==> flow/design.v <==
module comparator_9(
	output	[7:0]		out, 
	input					clk, 
	input					ldFilter, 
	input		[1:0]		selFilter, 
	input		[7:0]		in1, 
	input		[7:0]		in2, 
	input		[7:0]		in3, 
	input		[7:0]		in4, 
	input		[7:0]		in5, 
	input		[7:0]		in6, 
	input		[7:0]		in7, 
	input		[7:0]		in8, 
	input		[7:0]		in9
); 
wire	[7:0] max11, max12, max13, max21, max22, max23, max3; 
wire 	[7:0] med11, med12, med13, med21, med22, med23, med3; 
wire	[7:0]	min11, min12, min13, min21, min22, min23, min3; 
wire			en1, en2, en3; 
assign en1 = (ldFilter == 1) && (selFilter == 1); 
assign en2 = (ldFilter == 1) && (selFilter == 2); 
assign en3 = (ldFilter == 1) && (selFilter == 3); 
comparator comp11(.max (max11), .med (med11), .min (min11), .clk (clk), .en (en1), .in_1 (in1), .in_2 (in2), .in_3 (in3)); 
comparator comp12(.max (max12), .med (med12), .min (min12), .clk (clk), .en (en1), .in_1 (in4), .in_2 (in5), .in_3 (in6));
comparator comp13(.max (max13), .med (med13), .min (min13), .clk (clk), .en (en1), .in_1 (in7), .in_2 (in8), .in_3 (in9));
comparator comp21(.max (max21), .med (med21), .min (min21), .clk (clk), .en (en2), .in_1 (max11), .in_2 (max12), .in_3 (max13));
comparator comp22(.max (max22), .med (med22), .min (min22), .clk (clk), .en (en2), .in_1 (med11), .in_2 (med12), .in_3 (med13));
comparator comp23(.max (max23), .med (med23), .min (min23), .clk (clk), .en (en2), .in_1 (min11), .in_2 (min12), .in_3 (min13));
comparator comp3(.max (max3), .med (med3), .min (min3), .clk (clk), .en (en3), .in_1 (min21), .in_2 (med22), .in_3 (max23));
assign out = med3; 
endmodule
module comparator(
	output reg	[7:0]	max, 
	output reg	[7:0]	med, 
	output reg	[7:0]	min,
	input					clk, 
	input					en, 
	input			[7:0]	in_1, 
	input			[7:0]	in_2, 
	input			[7:0]	in_3
);
always@(posedge clk)
begin
	if(en)
	begin
	  if((in_1 >= in_2) && (in_1 >= in_3) && (in_2 >= in_3)) begin max <= in_1; med <= in_2; min <= in_3; end 
	  else if((in_1 >= in_2) && (in_1 >= in_3) && (in_3 >= in_2)) begin max <= in_1; med <= in_3; min <= in_2; end
	  else if((in_2 >= in_1) && (in_2 >= in_3) && (in_1 >= in_3)) begin max <= in_2; med <= in_1; min <= in_3; end
	  else if((in_2 >= in_1) && (in_2 >= in_3) && (in_3 >= in_1)) begin max <= in_2; med <= in_3; min <= in_1; end
	  else if((in_3 >= in_1) && (in_3 >= in_2) && (in_1 >= in_2)) begin max <= in_3; med <= in_1; min <= in_2; end
	  else if((in_3 >= in_1) && (in_3 >= in_2) && (in_2 >= in_1)) begin max <= in_3; med <= in_2; min <= in_1; end
	end
end
endmodule
module CU(
	output reg				ldAddr, 
	output reg	[2:0]		selAddr, 
	output reg				ldImage, 
	output reg	[2:0]		selImage, 
	output reg				ldFilter, 
	output reg 	[1:0]		selFilter, 
	output reg				done,
	input						clk, 
	input						rst
); 
reg	[3:0]	state; 
parameter S0 = 4'b0000, S1 = 4'b0001, S2 = 4'b0010, S3 = 4'b0011, S4 = 4'b0100, 
  S5 = 4'b0101, S6 = 4'b0110, S7 = 4'b0111, S8 = 4'b1000; 
parameter LENGTH = 640, WIDTH = 480; 
always@(posedge clk or negedge rst)
begin 
	if(!rst)	begin 
	  state <= 0;
	  ldAddr <= 0;			selAddr <= 0; 
	  ldImage <= 0;		selImage <= 0; 
	  ldFilter <= 0;		selFilter <= 0;  
	  done <= 0;  
	end
	else
	begin
		  ldAddr <= 0;			selAddr <= 0; 
		  ldImage <= 0;		selImage <= 0; 
		  ldFilter <= 0;		selFilter <= 0;  
		  done <= 0; 
		  case(state)
		  S0: 	begin state <= S1; 	ldAddr <= 1; 	selAddr <= 1; 		end 
		  S1: 	begin state <= S2; 	ldAddr <= 1; 	selAddr <= 2;  ldImage <= 1; 	selImage <= 1; end
		  S2: 	begin state <= S3; 	ldAddr <= 1; 	selAddr <= 3;  ldImage <= 1; 	selImage <= 2; end
		  S3: 	begin state <= S4; 	ldAddr <= 1; 	selAddr <= 4;  ldImage <= 1; 	selImage <= 3; end
		  S4: 	begin state <= S5; 	ldAddr <= 1; 	selAddr <= 5;  ldImage <= 1; 	selImage <= 4; end
		  S5: 	begin state <= S6;   ldImage <= 1; 	selImage <= 5; end		  
		  S6: 	begin state <= S7; 	ldFilter <= 1; 	selFilter <= 1; 	end 
		  S7: 	begin state <= S8; 	ldFilter <= 1; 	selFilter <= 2; 	end
		  S8: 	begin state <= S0; 	ldFilter <= 1; 	selFilter <= 3;   done <= 1; 	end
        default: begin state <= S0; end
        endcase
	end
end
endmodule 
module DU(
	output 		[7:0]		out, 
	output reg	[18:0]	out_address, 
	output reg				out_valid, 
	output		[18:0]	address_a, 
	output		[18:0]	address_b, 
	input			[7:0]		q_a, 
	input			[7:0]		q_b, 
	input 					clk, 
	input						rst, 
	input						ldAddr, 
	input			[2:0]		selAddr, 
	input 					ldImage,  
	input 		[2:0] 	selImage, 
	input 					ldFilter, 
	input 		[1:0]		selFilter, 
	input                done 
); 
reg 	[18:0]	addr_a; 
reg	[18:0]	addr_b; 
reg 	[7:0] 	in1;  
reg 	[7:0] 	in2; 
reg 	[7:0] 	in3;
reg 	[7:0] 	in4;  
reg 	[7:0] 	in5;  
reg 	[7:0] 	in6;  
reg 	[7:0] 	in7;  
reg 	[7:0] 	in8;  
reg 	[7:0] 	in9;
reg [10:0] column;
reg [9:0] row;
reg [1:0] extra_bits;
reg				ldImage_d; 
reg	[2:0]		selImage_d; 
reg				ldFilter_d; 
reg	[1:0]		selFilter_d; 
parameter LENGTH = 480, WIDTH = 640; 
always@(posedge clk or negedge rst)
begin 
  if(!rst) begin 
    ldImage_d <= 0; selImage_d <= 0; 
    ldFilter_d <= 0; selFilter_d <= 0; 
    out_valid <= 0; 
  end 
  else begin 
    ldImage_d <= ldImage; selImage_d <= selImage; 
    ldFilter_d <= ldFilter; selFilter_d <= selFilter; 
    out_valid <= ldFilter_d && (selFilter_d == 3); 
  end 
end
always@(posedge clk or negedge rst)
begin 
  if(!rst) begin 
    column <= 0; row <= 0; 
  end 
  else if(done) begin 
    if(column == LENGTH - 1) 
	   begin column <= 0; row <= (row == WIDTH - 1) ? 10'd0 : row + 1; end 
	 else column <= column + 1; 
  end
end
always@(posedge clk)
begin 
  if(done) out_address <= LENGTH * row + column; 
end
always@(posedge clk or negedge rst) begin
  if(!rst) begin
    addr_a <= 0; addr_b <= 0;
  end
  else if(ldAddr) begin
  if(row > 0 && row < (WIDTH - 1) && column > 0 && column < (LENGTH - 1) ) begin
    case(selAddr)
    1: begin 	{extra_bits, addr_a} <= LENGTH * (row - 1) + column - 1 ; 	
	  			   {extra_bits, addr_b} <= LENGTH * (row - 1) + column; 	
		 end 
    2: begin 	{extra_bits, addr_a} <= LENGTH * (row - 1) + column + 1; 	
				   {extra_bits, addr_b} <= LENGTH * row + column - 1; 			
		 end
    3: begin 	{extra_bits, addr_a} <= LENGTH * row + column; 	
				   {extra_bits, addr_b} <= LENGTH * row + column + 1; 	
		 end
    4: begin 	{extra_bits, addr_a} <= LENGTH * (row + 1) + column - 1; 	
				   {extra_bits, addr_b} <= LENGTH * (row + 1) + column; 	
		 end
    5: begin 	{extra_bits, addr_a} <= LENGTH * (row + 1) + column + 1;
		 end
  endcase
  end
  else if ((row == 0) || (column == 0) || (column == (LENGTH-1)) || (row == (WIDTH-1) )) begin
    if(selAddr != 0)
    begin  {extra_bits, addr_a} <= LENGTH * row + column; 
			  {extra_bits, addr_b} <= LENGTH * row + column;
			  end
  end 
  end  
  end  
assign address_a = addr_a; 
assign address_b = addr_b; 
always@(posedge clk)
begin 
  if(ldImage_d) 
  begin 
    case(selImage_d)
	 1: begin in1 <= q_a; in2 <= q_b; end 
	 2: begin in3 <= q_a; in4 <= q_b; end
	 3: begin in5 <= q_a; in6 <= q_b; end
	 4: begin in7 <= q_a; in8 <= q_b; end
	 5: begin in9 <= q_a; end
    endcase 
  end 
end
comparator_9 comp(	
	.out				(out), 
	.clk				(clk), 
	.ldFilter		(ldFilter_d), 
	.selFilter		(selFilter_d), 
	.in1				(in1), 
	.in2				(in2), 
	.in3				(in3), 
	.in4				(in4), 
	.in5				(in5), 
	.in6				(in6), 
	.in7				(in7), 
	.in8				(in8), 
	.in9				(in9)
);
endmodule 
module medianFilter(
	output	[7:0]		out, 
	output 	[18:0]	out_address, 
	output				out_valid, 
	output	[18:0]	address_a, 
	output	[18:0]	address_b, 
	input		[7:0]		q_a, 
	input		[7:0]		q_b, 
	input					clk, 
	input 				rst
); 
wire 			ldAddr; 
wire			ldImage; 
wire 			ldFilter; 
wire 			done; 
wire	[2:0]	selAddr; 
wire 	[1:0]	selFilter; 
wire 	[2:0]	selImage; 
DU du(
	.out					(out), 
	.out_address		(out_address), 
	.out_valid			(out_valid), 
	.address_a			(address_a), 
	.address_b			(address_b), 
	.q_a					(q_a), 
	.q_b					(q_b), 
	.clk					(clk), 
	.rst					(rst), 
	.ldAddr				(ldAddr), 
	.selAddr				(selAddr), 
	.ldImage				(ldImage), 
	.selImage			(selImage), 
	.ldFilter			(ldFilter), 
	.selFilter			(selFilter), 
	.done             (done)
); 
CU	cu(
	.ldAddr				(ldAddr), 
	.selAddr				(selAddr), 
	.ldImage				(ldImage), 
	.selImage			(selImage), 
	.ldFilter			(ldFilter), 
	.selFilter			(selFilter), 
	.done					(done), 
	.clk					(clk), 
	.rst					(rst)
); 
endmodule 
; Reports on medianFilter
; Tool output for the design above, in the order of the flow.
; Lines are those of the file above, counted from 1.
; Library cell names are shortened.
; A cell with - has no value.
[setup]
top_module = medianFilter
clock_port = clk
cell_library = sky130hd
pvt_corner = tt_025C_1v80

; After elaboration
; Yosys after proc, flatten, opt, wreduce and memory -nomap, before mapping. Memory bits, and registers merged into a memory's read port (data or address), are not among the register bits. Print and check cells are not counted. Equal cells are merged and count once.
[bits]
regBits = 278
output_inout_bits = 66
input_bits = 18
latch_bits = 0
n_memories = 0
clocked_rd_ports_x_width = 0
ramBits = 0
romBits = 0
[op_classes]
n_shift = 0
cmp = 46
n_div = 0
muxes = 94
multipliers = 3
n_reduce_logical = 103
n_eq = 25
addsub = 12
n_logic = 0
[ops]
columns = operator, n
row1 = 2-to-1 mux 8 bit, 78
row2 = >= comparator 8 bit, 42
row3 = multiplier 4 x 32 -> 14 bit (first input constant), 1
row4 = case mux 19 bit (select 5 bit), 1
row5 = case mux 19 bit (select 4 bit), 1
row6 = 2-to-1 mux 19 bit, 4
row7 = logical AND 1 bit, 69
row8 = adder 19 x 1 -> 19 bit (second input constant), 3
row9 = subtractor 19 x 1 -> 19 bit (second input constant), 3
row10 = adder 19 x 11 -> 19 bit, 3
row11 = multiplier 4 x 10 -> 14 bit (first input constant), 1
row12 = multiplier 4 x 11 -> 14 bit (first input constant), 1
row13 = nonzero test 6 bit, 7
row14 = case mux 4 bit (select 8 bit), 1
row15 = case mux 3 bit (select 5 bit), 2
row16 = AND reduction 2 bit, 13
row17 = == test 4 x 3 -> 1 bit (second input constant), 4
row18 = == test 3 x 2 -> 1 bit (second input constant), 4
row19 = == test 3 bit (second input constant), 4
row20 = adder 10 x 1 -> 11 bit (second input constant), 1
row21 = subtractor 10 x 1 -> 11 bit (second input constant), 1
row22 = adder 11 x 1 -> 11 bit (second input constant), 1
row23 = greater-than comparator 11 x 1 -> 1 bit (second input constant), 1
row24 = less-than comparator 11 x 9 -> 1 bit (second input constant), 1
row25 = == test 11 x 9 -> 1 bit (second input constant), 1
row26 = zero test 11 bit, 1
row27 = 2-to-1 mux 11 bit, 1
row28 = greater-than comparator 10 x 1 -> 1 bit (second input constant), 1
; Other operator kinds: 21; their cells: 32.

; Depth
; Yosys ltp: most cells in a row. Word level: on the elaborated netlist, between registers, memories and ports. Mapped: between sequential cells and ports; inverters and the memories' decode and read muxes count.
[depth]
ltp_word = 9
abc_area = 0
mapped_depth = 25
depth_no_buf = 24

; Netlist
; Yosys stat after the flow's synthesis: flattened, memories mapped to cells. It holds for the ABC_AREA given above (unset counts as 0); a run with the other value may have another netlist.
; Totals and module areas in this step are rounded.
[mapped]
ffs = 283
buf_cells = 58
mapped_cells = 2576
yosys_area_um2 = 24100
[types]
columns = cell, n, type_area_um2
row1 = edfxtp_1, 195, 5.86E+03
row2 = ha_1, 296, 3.7E+03
row3 = dfrtp_1, 87, 2.18E+03
row4 = inv_1, 257, 964.675
row5 = a21oi_1, 180, 900.864
row6 = o21ai_0, 175, 875.84
row7 = fa_1, 42, 840.806
row8 = xnor2_1, 86, 753.222
row9 = nor2_1, 188, 705.677
row10 = nand2_1, 153, 574.301
row11 = mux2i_1, 48, 480.461
row12 = o21a_1, 50, 375.36
row13 = a21o_1, 49, 367.853
row14 = nand4_1, 53, 331.568
row15 = xor2_1, 36, 315.302
row16 = nand2b_1, 47, 294.032
row17 = o22ai_1, 41, 256.496
row18 = nor2b_1, 40, 250.24
; Other cell types: 84; their cells: 553.
; The figures by module come from a second, unflattened synthesis with its own total; it is not the netlist above.
[hier_totals]
cells_unflattened = 3139
hier_area_um2 = 29500
; Rows give one instance, submodules left out.
[modules]
columns = module, cells, n_inst, seq_area_um2, mod_area_um2
row1 = comparator, 253, 7, 721, 2290
row2 = DU, 1333, 1, 4410, 12800
row3 = CU, 32, 1, 527, 602
row4 = comparator_9, 3, 1, 0.0, 25.0
row5 = medianFilter, 0, 1, 0.0, 0.0

; Worst setup path after synthesis
; Path of least setup slack by OpenSTA after synthesis, without wires, with an ideal clock, recovery checks aside; 20% of the period is set as input and as output delay. Where synthesis merged equal registers, the netlist keeps one of their names.
[synth_path]
path_kind = register to register
startpoint = reg du.row[0]
endpoint = reg du.addr_a[16]
period_ns = 7.0
launch_ns = 0.000
n_path_buf = 1
path_stages = 24
t_arrival_ns = 5.625
path_slack_ns = 1.295
delay_ns = 5.705
synth_period_reached_ns = 5.705
; "delay_ns" = arrival - input delay + setup time.
; "path_stages": output pins that drive a net of the path, with the launching flip-flop's if there is one; two outputs of one cell count as two.
; "synth_period_reached_ns" is the clock period less the worst setup slack; recovery checks do not enter. This is arithmetic on one report: input and output delays are still those of the set period (20% each).
; Between the ends stands the longest chain of elaborated cells between them, by number of cells; it is not shown to be the way that was timed. Of several equally long chains one is given.
; A line is the first line of the expression or statement that the cell stems from. Yosys adds cells for indexed reads and writes and turns some case tables into memories.
[synth_between]
cell_sequence = dfrtp_1 > clkbuf_1 > inv_1 > ha_1 > xnor2_1 > inv_1 > ha_1 > xor2_1 > fa_1 > inv_1 > ha_1 > a21oi_1 > xnor2_1 > ha_1 > or2_2 > o32a_1 > a21boi_0 > or3_1 > and4_1 > nand4_4 > or4_1 > a21oi_1 > o311ai_1 > a2bb2oi_1
elab_chain_cells = 6
[synth_lines]
columns = element, line
row1 = start: declaration, 130  ; reg [9:0] row;
row2 = start: assignment, 153  ; column <= 0; row <= 0;
row3 = start: assignment, 157  ; begin column <= 0; row <= (row == WIDTH - 1) ? 10'd0 : row + 1; end
row4 = adder 10 x 1 -> 11 bit, 184  ; 5: begin {extra_bits, addr_a} <= LENGTH * (row + 1) + column + 1;
row5 = multiplier 4 x 11 -> 14 bit, 184
row6 = adder 19 x 11 -> 19 bit, 184
row7 = adder 19 x 1 -> 19 bit, 184
row8 = case mux 19 bit (select 5 bit), 171  ; case(selAddr)
row9 = 2-to-1 mux 19 bit, 170  ; if(row > 0 && row < (WIDTH - 1) && column > 0 && column < (LENGTH - 1) ) begin
row10 = end: assignment, 167  ; addr_a <= 0; addr_b <= 0;
row11 = end: declaration, 118  ; reg [18:0] addr_a;

; Path in the finished layout
; From the final timing report of record 1: the path of least setup slack in the routed layout; clock arrival at registers is part of the times.
[layout_path]
path_kind = register to register
startpoint = reg du.row[0]
endpoint = reg du.addr_a[16]
n_path_buf = 3
launch_ns = 0.58
path_slack_ns = 0.54
period_ns = 7.0
path_stages = 26
t_arrival_ns = 6.94
; Between the ends stands the longest chain of elaborated cells between them, by number of cells; it is not shown to be the way that was timed. Of several equally long chains one is given.
[layout_between]
cell_sequence = dfrtp_2 > clkbuf_16 > clkinvlp_4 > ha_4 > xor2_4 > inv_1 > ha_4 > ha_4 > xnor2_4 > inv_1 > fa_2 > inv_1 > ha_4 > o21a_1 > and2_2 > o32a_1 > a21oi_2 > buf_4 > nor3_2 > o211ai_1 > nor3_2 > buf_4 > a21oi_2 > nand3b_1 > o311ai_4 > a2bb2oi_1
elab_chain_cells = 6
[layout_lines]
columns = element, line
row1 = start: declaration, 130  ; reg [9:0] row;
row2 = start: assignment, 153  ; column <= 0; row <= 0;
row3 = start: assignment, 157  ; begin column <= 0; row <= (row == WIDTH - 1) ? 10'd0 : row + 1; end
row4 = adder 10 x 1 -> 11 bit, 184  ; 5: begin {extra_bits, addr_a} <= LENGTH * (row + 1) + column + 1;
row5 = multiplier 4 x 11 -> 14 bit, 184
row6 = adder 19 x 11 -> 19 bit, 184
row7 = adder 19 x 1 -> 19 bit, 184
row8 = case mux 19 bit (select 5 bit), 171  ; case(selAddr)
row9 = 2-to-1 mux 19 bit, 170  ; if(row > 0 && row < (WIDTH - 1) && column > 0 && column < (LENGTH - 1) ) begin
row10 = end: assignment, 167  ; addr_a <= 0; addr_b <= 0;
row11 = end: declaration, 118  ; reg [18:0] addr_a;

Appendix: measured runs

3 stored runs of medianFilter in the flow (synthesis by Yosys, layout by OpenROAD, sky130hd cells), in arbitrary order. Constraints: input delay and output delay 20% of the set period each, output load 0.01 pF.
By "timing.achieved_period_ns" is meant the clock period of the run minus its worst setup slack. This is arithmetic on one report: input and output delays are still those of the set period (20% each).
"worst_path_time_ns" = time allowed to the worst setup path (clock period - input delay - output delay, where it has them) - its slack; a late launch clock adds to it, a late capture clock takes from it.
Values from the reports are rounded here.

# record 1
==> flow/run.sh <==
#!/bin/bash
# the make line also repeats the synthesis and layout settings of config.mk as NAME=value (left out here)
make -C /OpenROAD-flow-scripts/flow DESIGN_CONFIG=/design/flow/config.mk WORK_HOME=/design/flow/orfs CLKGATE_MAP_FILE= finish
==> flow/config.mk <==
export PLATFORM = sky130hd
export DESIGN_NAME = medianFilter
export DESIGN_NICKNAME = medianFilter
export VERILOG_FILES = /design/flow/design.v
export SDC_FILE = /design/flow/constraint.sdc
export NUM_CORES = 4
export LEC_CHECK = 0
export CAP_MARGIN = 30
export CELL_PAD_IN_SITES_DETAIL_PLACEMENT = 2
export CELL_PAD_IN_SITES_GLOBAL_PLACEMENT = 3
export CORE_MARGIN = 6
export CORE_UTILIZATION = 41
export CTS_CLUSTER_SIZE = 42
export GPL_TIMING_DRIVEN = 0
export MAX_ROUTING_LAYER = met5
export MIN_ROUTING_LAYER = met1
export PLACE_DENSITY = 0.69
export SETUP_SLACK_MARGIN = 1.41
export SLEW_MARGIN = 35
export TNS_END_PERCENT = 90
==> flow/constraint.sdc <==
create_clock -name core_clock -period 7.0 [get_ports {clk}]
set_input_delay 1.4000 -clock core_clock [delete_from_list [all_inputs] [get_ports {clk}]]
set_output_delay 1.4000 -clock core_clock [all_outputs]
set_load 0.01 [all_outputs]

==> record 1: results <==
timing.achieved_period_ns=6.459
finish.stdcell_area_um2=30200
design_die_area_um2=64700
worstSetupSlack_ns=0.541
final_setup_tns_ns=0.000
worst_path_time_ns=6.46
timing.worst_path_kind="register to register"
synthesis_area_um2=24100

# record 2
==> flow/run.sh <==
#!/bin/bash
# the make line also repeats the synthesis and layout settings of config.mk as NAME=value (left out here)
make -C /OpenROAD-flow-scripts/flow DESIGN_CONFIG=/design/flow/config.mk WORK_HOME=/design/flow/orfs CLKGATE_MAP_FILE= finish
==> flow/config.mk <==
export PLATFORM = sky130hd
export DESIGN_NAME = medianFilter
export DESIGN_NICKNAME = medianFilter
export VERILOG_FILES = /design/flow/design.v
export SDC_FILE = /design/flow/constraint.sdc
export NUM_CORES = 4
export LEC_CHECK = 0
export CAP_MARGIN = 20
export CELL_PAD_IN_SITES_DETAIL_PLACEMENT = 1
export CORE_ASPECT_RATIO = 0.54
export CORE_MARGIN = 2
export CORE_UTILIZATION = 40
export CTS_CLUSTER_DIAMETER = 57
export CTS_CLUSTER_SIZE = 43
export GPL_TIMING_DRIVEN = 0
export HOLD_SLACK_MARGIN = 0.03
export SLEW_MARGIN = 15
==> flow/constraint.sdc <==
create_clock -name core_clock -period 7.0 [get_ports {clk}]
set_input_delay 1.4000 -clock core_clock [delete_from_list [all_inputs] [get_ports {clk}]]
set_output_delay 1.4000 -clock core_clock [all_outputs]
set_load 0.01 [all_outputs]

==> record 2: results <==
timing.achieved_period_ns=6.781
finish.stdcell_area_um2=27200
design_die_area_um2=62300
worstSetupSlack_ns=0.219
final_setup_tns_ns=0.000
worst_path_time_ns=6.78
timing.worst_path_kind="register to register"
synthesis_area_um2=24100

# record 3
==> flow/run.sh <==
#!/bin/bash
# the make line also repeats the synthesis and layout settings of config.mk as NAME=value (left out here)
make -C /OpenROAD-flow-scripts/flow DESIGN_CONFIG=/design/flow/config.mk WORK_HOME=/design/flow/orfs CLKGATE_MAP_FILE= finish
==> flow/config.mk <==
export PLATFORM = sky130hd
export DESIGN_NAME = medianFilter
export DESIGN_NICKNAME = medianFilter
export VERILOG_FILES = /design/flow/design.v
export SDC_FILE = /design/flow/constraint.sdc
export NUM_CORES = 4
export LEC_CHECK = 0
export CAP_MARGIN = 20
export CORE_MARGIN = 2
export CORE_UTILIZATION = 42
export CTS_CLUSTER_SIZE = 62
export MAX_ROUTING_LAYER = met4
export PLACE_DENSITY_LB_ADDON = 0.03
export SETUP_SLACK_MARGIN = 0.73
export SLEW_MARGIN = 30
export TNS_END_PERCENT = 30
==> flow/constraint.sdc <==
create_clock -name core_clock -period 3.83 [get_ports {clk}]
set_input_delay 0.7660 -clock core_clock [delete_from_list [all_inputs] [get_ports {clk}]]
set_output_delay 0.7660 -clock core_clock [all_outputs]
set_load 0.01 [all_outputs]

==> record 3: results <==
timing.achieved_period_ns=5.272
finish.stdcell_area_um2=34400
design_die_area_um2=59300
worstSetupSlack_ns=-1.44
final_setup_tns_ns=-26.8
worst_path_time_ns=5.27
timing.worst_path_kind="register to register"
synthesis_area_um2=24100
